==> flow/design.v <==
`timescale 1ns / 1ps
module EC(
input H0,L0,EC_prev,H1,  
output EC_out,EC_next 
    );
wire w;  
assign w = ~(H0 | L0);
assign EC_next = (w & EC_prev);
assign EC_out = (EC_next & H1);
endmodule
`timescale 1ns / 1ps
module TBC(
input X0,X1,Y0,Y1,  
output H,L  
    );
assign H = ((X0) & (!Y1)) | (X1 & (!Y1)) | (X1 & (!Y0));
assign L = (!X1) & Y1;
endmodule
`timescale 1ns / 1ps
module mux8bit(
input sel,
input [7:0]I1,I0,
output [7:0]Y
    );
assign Y = sel ? I1 : I0;
endmodule
`timescale 1ns / 1ps
module TDS(
input [7:0]P0,P1,P2,
output [7:0]Min,Med,Max
    );
wire [20:0]w;
wire [5:0]EC_next;
wire [8:0]EC_out;
wire [2:0]mux_sel;
wire [7:0]Temp_max,Temp_min_1,Temp_min_2;
TBC TBC_1_MSB_67(.X0(P0[6]),.X1(P0[7]),.Y0(P1[6]),.Y1(P1[7]),.H(w[0]),.L(w[1]));
TBC TBC_1_BITS45(.X0(P0[4]),.X1(P0[5]),.Y0(P1[4]),.Y1(P1[5]),.H(w[2]),.L(w[3]));
TBC TBC_1_BITS23(.X0(P0[2]),.X1(P0[3]),.Y0(P1[2]),.Y1(P1[3]),.H(w[4]),.L(w[5]));
TBC TBC_1_LSB_01(.X0(P0[0]),.X1(P0[1]),.Y0(P1[0]),.Y1(P1[1]),.H(w[6]),.L());
EC EC_1_MSB_45(.H0(w[0]),.L0(w[1]),.EC_prev(1'b1),.H1(w[2]),.EC_next(EC_next[0]),.EC_out(EC_out[0]));
EC EC_1_BITS23(.H0(w[2]),.L0(w[3]),.EC_prev(EC_next[0]),.H1(w[4]),.EC_next(EC_next[1]),.EC_out(EC_out[1]));
EC EC_1_LSB_01(.H0(w[4]),.L0(w[5]),.EC_prev(EC_next[1]),.H1(w[6]),.EC_next(),.EC_out(EC_out[2]));
assign mux_sel[0] = EC_out[0] | EC_out[1] | EC_out[2] | w[0];  
mux8bit m_1_min(.sel(mux_sel[0]),.I1(P1),.I0(P0),.Y(Temp_min_1));
mux8bit m_1_max(.sel(mux_sel[0]),.I1(P0),.I0(P1),.Y(Temp_max));
TBC TBC_2_MSB_67(.X0(Temp_max[6]),.X1(Temp_max[7]),.Y0(P2[6]),.Y1(P2[7]),.H(w[7]),.L(w[8]));
TBC TBC_2_BITS45(.X0(Temp_max[4]),.X1(Temp_max[5]),.Y0(P2[4]),.Y1(P2[5]),.H(w[9]),.L(w[10]));
TBC TBC_2_BITS23(.X0(Temp_max[2]),.X1(Temp_max[3]),.Y0(P2[2]),.Y1(P2[3]),.H(w[11]),.L(w[12]));
TBC TBC_2_LSB_01(.X0(Temp_max[0]),.X1(Temp_max[1]),.Y0(P2[0]),.Y1(P2[1]),.H(w[13]),.L());
EC EC_2_MSB_45(.H0(w[7]),.L0(w[8]),.EC_prev(1'b1),.H1(w[9]),.EC_next(EC_next[2]),.EC_out(EC_out[3]));
EC EC_2_BITS23(.H0(w[9]),.L0(w[10]),.EC_prev(EC_next[2]),.H1(w[11]),.EC_next(EC_next[3]),.EC_out(EC_out[4]));
EC EC_2_LSB_01(.H0(w[11]),.L0(w[12]),.EC_prev(EC_next[3]),.H1(w[13]),.EC_next(),.EC_out(EC_out[5]));
assign mux_sel[1] = EC_out[3] | EC_out[4] | EC_out[5] | w[7];
mux8bit m_2_min(.sel(mux_sel[1]),.I1(P2),.I0(Temp_max),.Y(Temp_min_2));
mux8bit m_2_max(.sel(mux_sel[1]),.I1(Temp_max),.I0(P2),.Y(Max));  
TBC TBC_3_MSB_67(.X0(Temp_min_1[6]),.X1(Temp_min_1[7]),.Y0(Temp_min_2[6]),.Y1(Temp_min_2[7]),.H(w[14]),.L(w[15]));
TBC TBC_3_BITS45(.X0(Temp_min_1[4]),.X1(Temp_min_1[5]),.Y0(Temp_min_2[4]),.Y1(Temp_min_2[5]),.H(w[16]),.L(w[17]));
TBC TBC_3_BITS23(.X0(Temp_min_1[2]),.X1(Temp_min_1[3]),.Y0(Temp_min_2[2]),.Y1(Temp_min_2[3]),.H(w[18]),.L(w[19]));
TBC TBC_3_LSB_01(.X0(Temp_min_1[0]),.X1(Temp_min_1[1]),.Y0(Temp_min_2[0]),.Y1(Temp_min_2[1]),.H(w[20]),.L());
EC EC_3_MSB_45(.H0(w[14]),.L0(w[15]),.EC_prev(1'b1),.H1(w[16]),.EC_next(EC_next[4]),.EC_out(EC_out[6]));
EC EC_3_BITS23(.H0(w[16]),.L0(w[17]),.EC_prev(EC_next[4]),.H1(w[18]),.EC_next(EC_next[5]),.EC_out(EC_out[7]));
EC EC_3_LSB_01(.H0(w[18]),.L0(w[19]),.EC_prev(EC_next[5]),.H1(w[20]),.EC_next(),.EC_out(EC_out[8]));
assign mux_sel[2] = EC_out[6] | EC_out[7] | EC_out[8] | w[14];
mux8bit m_3_min(.sel(mux_sel[2]),.I1(Temp_min_2),.I0(Temp_min_1),.Y(Min));  
mux8bit m_3_max(.sel(mux_sel[2]),.I1(Temp_min_1),.I0(Temp_min_2),.Y(Med));  
endmodule
`timescale 1ns / 1ps
module inexact_filter
# (parameter COUNT= 256) 
(input [7:0] Pixel_in,
input  clk,
output [7:0] Median
);
    reg [7:0]  line_buff1 [COUNT-1:0];
    reg [7:0]  line_buff2 [COUNT-1:0];
    reg [7:0]  R1_Max,R1_Med,R1_Min,R2_Max,R2_Med,R2_Min,Buffer_reg;
    wire [7:0] Min,Max,Med,Last_Max,Last_Med,Last_Min;
    integer i;
    always @(posedge clk)begin
    Buffer_reg <= Pixel_in;
    end
    always @ (posedge clk)
    begin
    line_buff2[COUNT-1] <= Buffer_reg;
    line_buff1[COUNT-1] <= line_buff2[0];
    for ( i=0 ; i<COUNT-1; i=i+1 )
        line_buff2[i] <= line_buff2[i+1];
    for ( i=0 ; i<COUNT-1; i=i+1 )
         line_buff1[i] <= line_buff1[i+1];
    end 
    TDS tds1_1(.P0(line_buff1[0]),.P1(line_buff2[0]),.P2(Buffer_reg),.Min(Min),.Max(Max),.Med(Med));
    always @(posedge clk) begin
    R1_Max <= Max;
    R1_Med <= Med;
    R1_Min <= Min;
    end
    always @(posedge clk) begin
    R2_Max <= R1_Max;
    R2_Med <= R1_Med;
    R2_Min <= R1_Min;
    end
    TDS tds2_1(.P0(Max),.P1(R1_Max),.P2(R2_Max),.Min(Last_Min),.Max(),.Med());
    TDS tds2_2(.P0(Med),.P1(R1_Med),.P2(R2_Med),.Min(),.Max(),.Med(Last_Med));
    TDS tds2_3(.P0(Min),.P1(R1_Min),.P2(R2_Min),.Min(),.Max(Last_Max),.Med());
    TDS tds_f(.P0(Last_Min),.P1(Last_Med),.P2(Last_Max),.Min(),.Max(),.Med(Median));
    endmodule
# ---- Reports on inexact_filter
# Tool output for the design above, in the order of the flow.
# Line numbers count from 1 in the design file above.
# Library cell names are shortened.
# The mark -- stands for no value.
dict set report setup {
  design {inexact_filter}
  clk_port {clk}
  cell_library {sky130hd}
  lib_corner {tt_025C_1v80}
}

# ---- Word level
# Counts by Yosys on the flattened word-level netlist (proc, flatten, opt, wreduce). Print and check cells are left out. Cells with the same type and inputs are merged into one.
dict set report word_totals {
  out_inout_bits 8
  regBits 4152
  elab_cells 1211
  inputBits 9
}
dict set report classes {
  reduce_and_logical 154
  bitwise 518
  mux 20
}
# operator count
set op_table {}
lappend op_table {{1-bit AND} 280}
lappend op_table {{1-bit bitwise OR} 196}
lappend op_table {{8-bit two-way mux} 20}
lappend op_table {{1-bit zero test} 154}
lappend op_table {{1-bit NOT} 42}

# ---- Longest topological paths
# Yosys ltp: most cells in a row. Word level: on the elaborated netlist, between registers, memories and ports. Mapped: between sequential cells and ports; inverters and the memories' decode and read muxes count.
dict set report depth {
  word_depth 104
  abc_area 0
  mapped_depth 33
  mapped_depth_nobuf 26
}

# ---- Netlist
# The flow's flattened synthesis, as Yosys stat reports it; memories are mapped. The netlist is that of the ABC_AREA named above (0 if unset); the other value can give another one.
# Totals and module areas in this step are rounded.
dict set report synth_totals {
  cells 5008
  ffs 4152
  seq_area_um2 83100
  mapped_area_um2 88600
  buffers 53
}
# cell_type count area_total_um2
set types {}
lappend types {dfxtp_1 4152 8.31E+04}
lappend types {mux2i_1 40 400.384}
lappend types {nand2_1 87 326.563}
lappend types {a21oi_1 63 315.302}
lappend types {o21ai_0 62 310.298}
lappend types {nor2_1 81 304.042}
lappend types {mux2_2 19 213.955}
lappend types {nor3_1 36 180.173}
lappend types {inv_1 43 161.405}
lappend types {nand3_1 29 145.139}
lappend types {o211ai_1 18 135.13}
lappend types {clkbuf_1 28 105.101}
lappend types {o22ai_1 16 100.096}
lappend types {a211oi_1 13 97.594}
lappend types {a31oi_1 15 93.84}
lappend types {a221oi_1 10 87.584}
lappend types {and2_1 14 87.584}
lappend types {o21a_1 10 75.072}
# Other cell types: 85; their cells: 272.
# The figures by module come from a second, unflattened synthesis with its own total; it is not the netlist above.
dict set report hier_totals {
  hier_cells 4772
  area_unflattened_um2 89400
}
# Each row is one instance without its submodules.
# module n_inst area_um2 mod_seq_area_um2 n_cells
set by_module {}
lappend by_module {inexact_filter 1 83100 83100 4152}
lappend by_module {mux8bit 30 131 0.0 9}
lappend by_module {TBC 60 22.5 0.0 4}
lappend by_module {EC 45 20.0 0.0 2}
lappend by_module {TDS 5 26.3 0.0 4}

# ---- Timing after synthesis
# OpenSTA on the mapped netlist: ideal clock, no wires. The path of least setup slack (recovery checks aside). Input and output delay are each 20% of the period. Register names are those of the netlist, which keeps one name where synthesis merged equal registers.
dict set report synth_path {
  kind {register to output}
  startpoint {reg line_buff1[0][4]}
  endpoint {out Median[1]}
  out_delay_ns 2.200
  path_stages 30
  launch_ns 0.000
  clock_period_ns 11.0
  setup_slack_ns 1.627
  arrival_time_ns 7.173
  path_buffers 4
  required_ns 8.800
  delay_ns 7.173
  period_less_setup_slack_ns 9.373
}
# "delay_ns" is the arrival time less input delay plus setup time.
# A path that ends at an output port has no setup time.
# "path_stages" counts driving pins, that of a launching flip-flop among them; a cell with two outputs on the path counts twice.
# "period_less_setup_slack_ns" = period - worst setup slack (recovery checks aside). The figure is calculated, with input and output delays left at 20% of the set period.
# Between the ends stands the longest chain of elaborated cells between them, by number of cells; it is not shown to be the way that was timed. Of several equally long chains one is given.
# Each line given opens the expression or statement behind the cell; cells for indexed reads and writes are added by Yosys, which also makes memories of some case tables.
dict set report synth_between {
  path_cell_list {dfxtp_1 -> buf_4 -> a2bb2oi_4 -> and4b_1 -> buf_6 -> o21ai_4 -> mux2i_1 -> a211o_4 -> nand2_4 -> buf_8 -> nor3b_2 -> buf_2 -> nor2_2 -> o221a_1 -> a222oi_1 -> a211oi_2 -> a211oi_4 -> mux2_4 -> a31oi_2 -> mux2_2 -> o21bai_1 -> o221ai_4 -> o31a_1 -> a31oi_4 -> mux2_2 -> o21ai_1 -> o21ai_2 -> a31oi_4 -> mux2i_1 -> a222oi_1}
  elab_chain_cells 103
  cone_cells 601
  lines_between 9
  classes_between {20 x mux; 494 x logic; 87 x reduce/logical}
}
# element line
set synth_rtl {}
lappend synth_rtl {{from (decl)} 75} ;# reg [7:0]  line_buff1 [COUNT-1:0];
lappend synth_rtl {{from (assign)} 90} ;# line_buff1[i] <= line_buff1[i+1];
lappend synth_rtl {{1-bit AND} 16} ;# assign H = ((X0) & (!Y1)) | (X1 & (!Y1)) | (X1 & (!Y0));
lappend synth_rtl {{1-bit bitwise OR (2 in a row)} 16}
lappend synth_rtl {{1-bit bitwise OR} 7} ;# assign w = ~(H0 | L0);
lappend synth_rtl {{1-bit NOT} 7}
lappend synth_rtl {{1-bit AND} 8} ;# assign EC_next = (w & EC_prev);
lappend synth_rtl {{1-bit AND} 9} ;# assign EC_out = (EC_next & H1);
lappend synth_rtl {{1-bit bitwise OR (3 in a row)} 44} ;# assign mux_sel[0] = EC_out[0] | EC_out[1] | EC_out[2] | w[0];
lappend synth_rtl {{[83 not listed]} --}
lappend synth_rtl {{1-bit bitwise OR (2 in a row)} 16}
lappend synth_rtl {{1-bit bitwise OR} 7}
lappend synth_rtl {{1-bit NOT} 7}
lappend synth_rtl {{1-bit AND} 8}
lappend synth_rtl {{1-bit AND} 9}
lappend synth_rtl {{1-bit bitwise OR (3 in a row)} 64} ;# assign mux_sel[2] = EC_out[6] | EC_out[7] | EC_out[8] | w[14];
lappend synth_rtl {{8-bit two-way mux} 25} ;# assign Y = sel ? I1 : I0;
lappend synth_rtl {{to (decl)} 73} ;# output [7:0] Median

# ---- Path in the finished layout
# Path of least setup slack in the final report of job 1 (OpenROAD, finished layout, wires in). Where an end is a register, its clock arrival counts in the times.
dict set report layout_path {
  kind {register to output}
  startpoint {reg line_buff1[0][5]}
  endpoint {out Median[0]}
  path_buffers 12
  out_delay_ns 1.44
  required_ns 5.74
  launch_ns 0.87
  path_stages 37
  setup_slack_ns -3.06
  arrival_time_ns 8.81
  clock_period_ns 7.18
}
# Between the ends stands the longest chain of elaborated cells between them, by number of cells; it is not shown to be the way that was timed. Of several equally long chains one is given.
dict set report layout_between {
  path_cell_list {dfxtp_4 -> a2bb2oi_4 -> buf_6 -> o311ai_4 -> buf_6 -> o21ai_4 -> buf_12 -> o21ai_1 -> and2_2 -> nor2_4 -> buf_6 -> buf_4 -> o21ai_4 -> nor3_4 -> o221a_1 -> a222oi_1 -> a211oi_2 -> buf_4 -> a211oi_4 -> buf_6 -> mux2_4 -> a31o_4 -> mux2_4 -> or3_4 -> o221ai_4 -> buf_12 -> o2111ai_4 -> a31oi_4 -> buf_6 -> mux2i_4 -> a31oi_1 -> buf_4 -> o21ai_4 -> buf_6 -> a311oi_4 -> a222oi_1 -> clkbuf_8}
  elab_chain_cells 103
  cone_cells 604
  lines_between 9
  classes_between {20 x mux; 496 x logic; 88 x reduce/logical}
}
# element line
set layout_rtl {}
lappend layout_rtl {{from (decl)} 75} ;# reg [7:0]  line_buff1 [COUNT-1:0];
lappend layout_rtl {{from (assign)} 90} ;# line_buff1[i] <= line_buff1[i+1];
lappend layout_rtl {{1-bit AND} 16} ;# assign H = ((X0) & (!Y1)) | (X1 & (!Y1)) | (X1 & (!Y0));
lappend layout_rtl {{1-bit bitwise OR (2 in a row)} 16}
lappend layout_rtl {{1-bit bitwise OR} 7} ;# assign w = ~(H0 | L0);
lappend layout_rtl {{1-bit NOT} 7}
lappend layout_rtl {{1-bit AND} 8} ;# assign EC_next = (w & EC_prev);
lappend layout_rtl {{1-bit AND} 9} ;# assign EC_out = (EC_next & H1);
lappend layout_rtl {{1-bit bitwise OR (3 in a row)} 44} ;# assign mux_sel[0] = EC_out[0] | EC_out[1] | EC_out[2] | w[0];
lappend layout_rtl {{[83 not listed]} --}
lappend layout_rtl {{1-bit bitwise OR (2 in a row)} 16}
lappend layout_rtl {{1-bit bitwise OR} 7}
lappend layout_rtl {{1-bit NOT} 7}
lappend layout_rtl {{1-bit AND} 8}
lappend layout_rtl {{1-bit AND} 9}
lappend layout_rtl {{1-bit bitwise OR (3 in a row)} 64} ;# assign mux_sel[2] = EC_out[6] | EC_out[7] | EC_out[8] | w[14];
lappend layout_rtl {{8-bit two-way mux} 25} ;# assign Y = sel ? I1 : I0;
lappend layout_rtl {{to (decl)} 73} ;# output [7:0] Median

# Below are 3 stored runs of the flow (Yosys, OpenROAD; platform sky130hd) on inexact_filter, each with its settings and what was measured, unordered. Constraints: input delay and output delay 20% of the set period each, output load 0.01 pF.
# "clock_period_reached_ns" means the clock period less the worst setup slack. The figure is calculated, with input and output delays left at 20% of the set period.
# Values from the reports are rounded here.
run="job 1" settings ABC_AREA=0 CELL_PAD_IN_SITES_DETAIL_PLACEMENT=2 CORE_MARGIN=3 CORE_UTILIZATION=21 CTS_CLUSTER_DIAMETER=222 CTS_CLUSTER_SIZE=42 GPL_ROUTABILITY_DRIVEN=0 PLACE_DENSITY_LB_ADDON=0.28 period_ns=7.18 CAP_MARGIN=20 SLEW_MARGIN=20
run="job 1" results worstSetupSlack_ns=-3.06 final_hold_ws_ns=0.274 clock_period_reached_ns=10.242 stdcell_area_um2=102000 setup_tns_ns=-23.2 final_die_area_um2=430000 synthArea_um2=88600
run="job 2" settings ABC_AREA=1 CELL_PAD_IN_SITES_DETAIL_PLACEMENT=1 CELL_PAD_IN_SITES_GLOBAL_PLACEMENT=0 CORE_UTILIZATION=26 CTS_CLUSTER_DIAMETER=292 CTS_CLUSTER_SIZE=48 GPL_ROUTABILITY_DRIVEN=1 GPL_TIMING_DRIVEN=1 HOLD_SLACK_MARGIN=-0.03 MIN_ROUTING_LAYER="met1" PLACE_DENSITY_LB_ADDON=0.02 SETUP_SLACK_MARGIN=0.37 SLEW_MARGIN=30 period_ns=6.31 CAP_MARGIN=20 CORE_MARGIN=2
run="job 2" results worstSetupSlack_ns=-2.55 final_hold_ws_ns=0.311 clock_period_reached_ns=8.863 stdcell_area_um2=99200 setup_tns_ns=-19.7 final_die_area_um2=340000 synthArea_um2=87200
run="job 3" settings ABC_AREA=1 CORE_UTILIZATION=19 CTS_CLUSTER_DIAMETER=88 GPL_TIMING_DRIVEN=1 PLACE_DENSITY_LB_ADDON=0.02 SETUP_SLACK_MARGIN=0.37 SLEW_MARGIN=30 period_ns=6.31 CAP_MARGIN=20 CORE_MARGIN=2
run="job 3" results worstSetupSlack_ns=-2.45 final_hold_ws_ns=0.297 clock_period_reached_ns=8.765 stdcell_area_um2=115000 setup_tns_ns=-19.2 final_die_area_um2=464000 synthArea_um2=87200
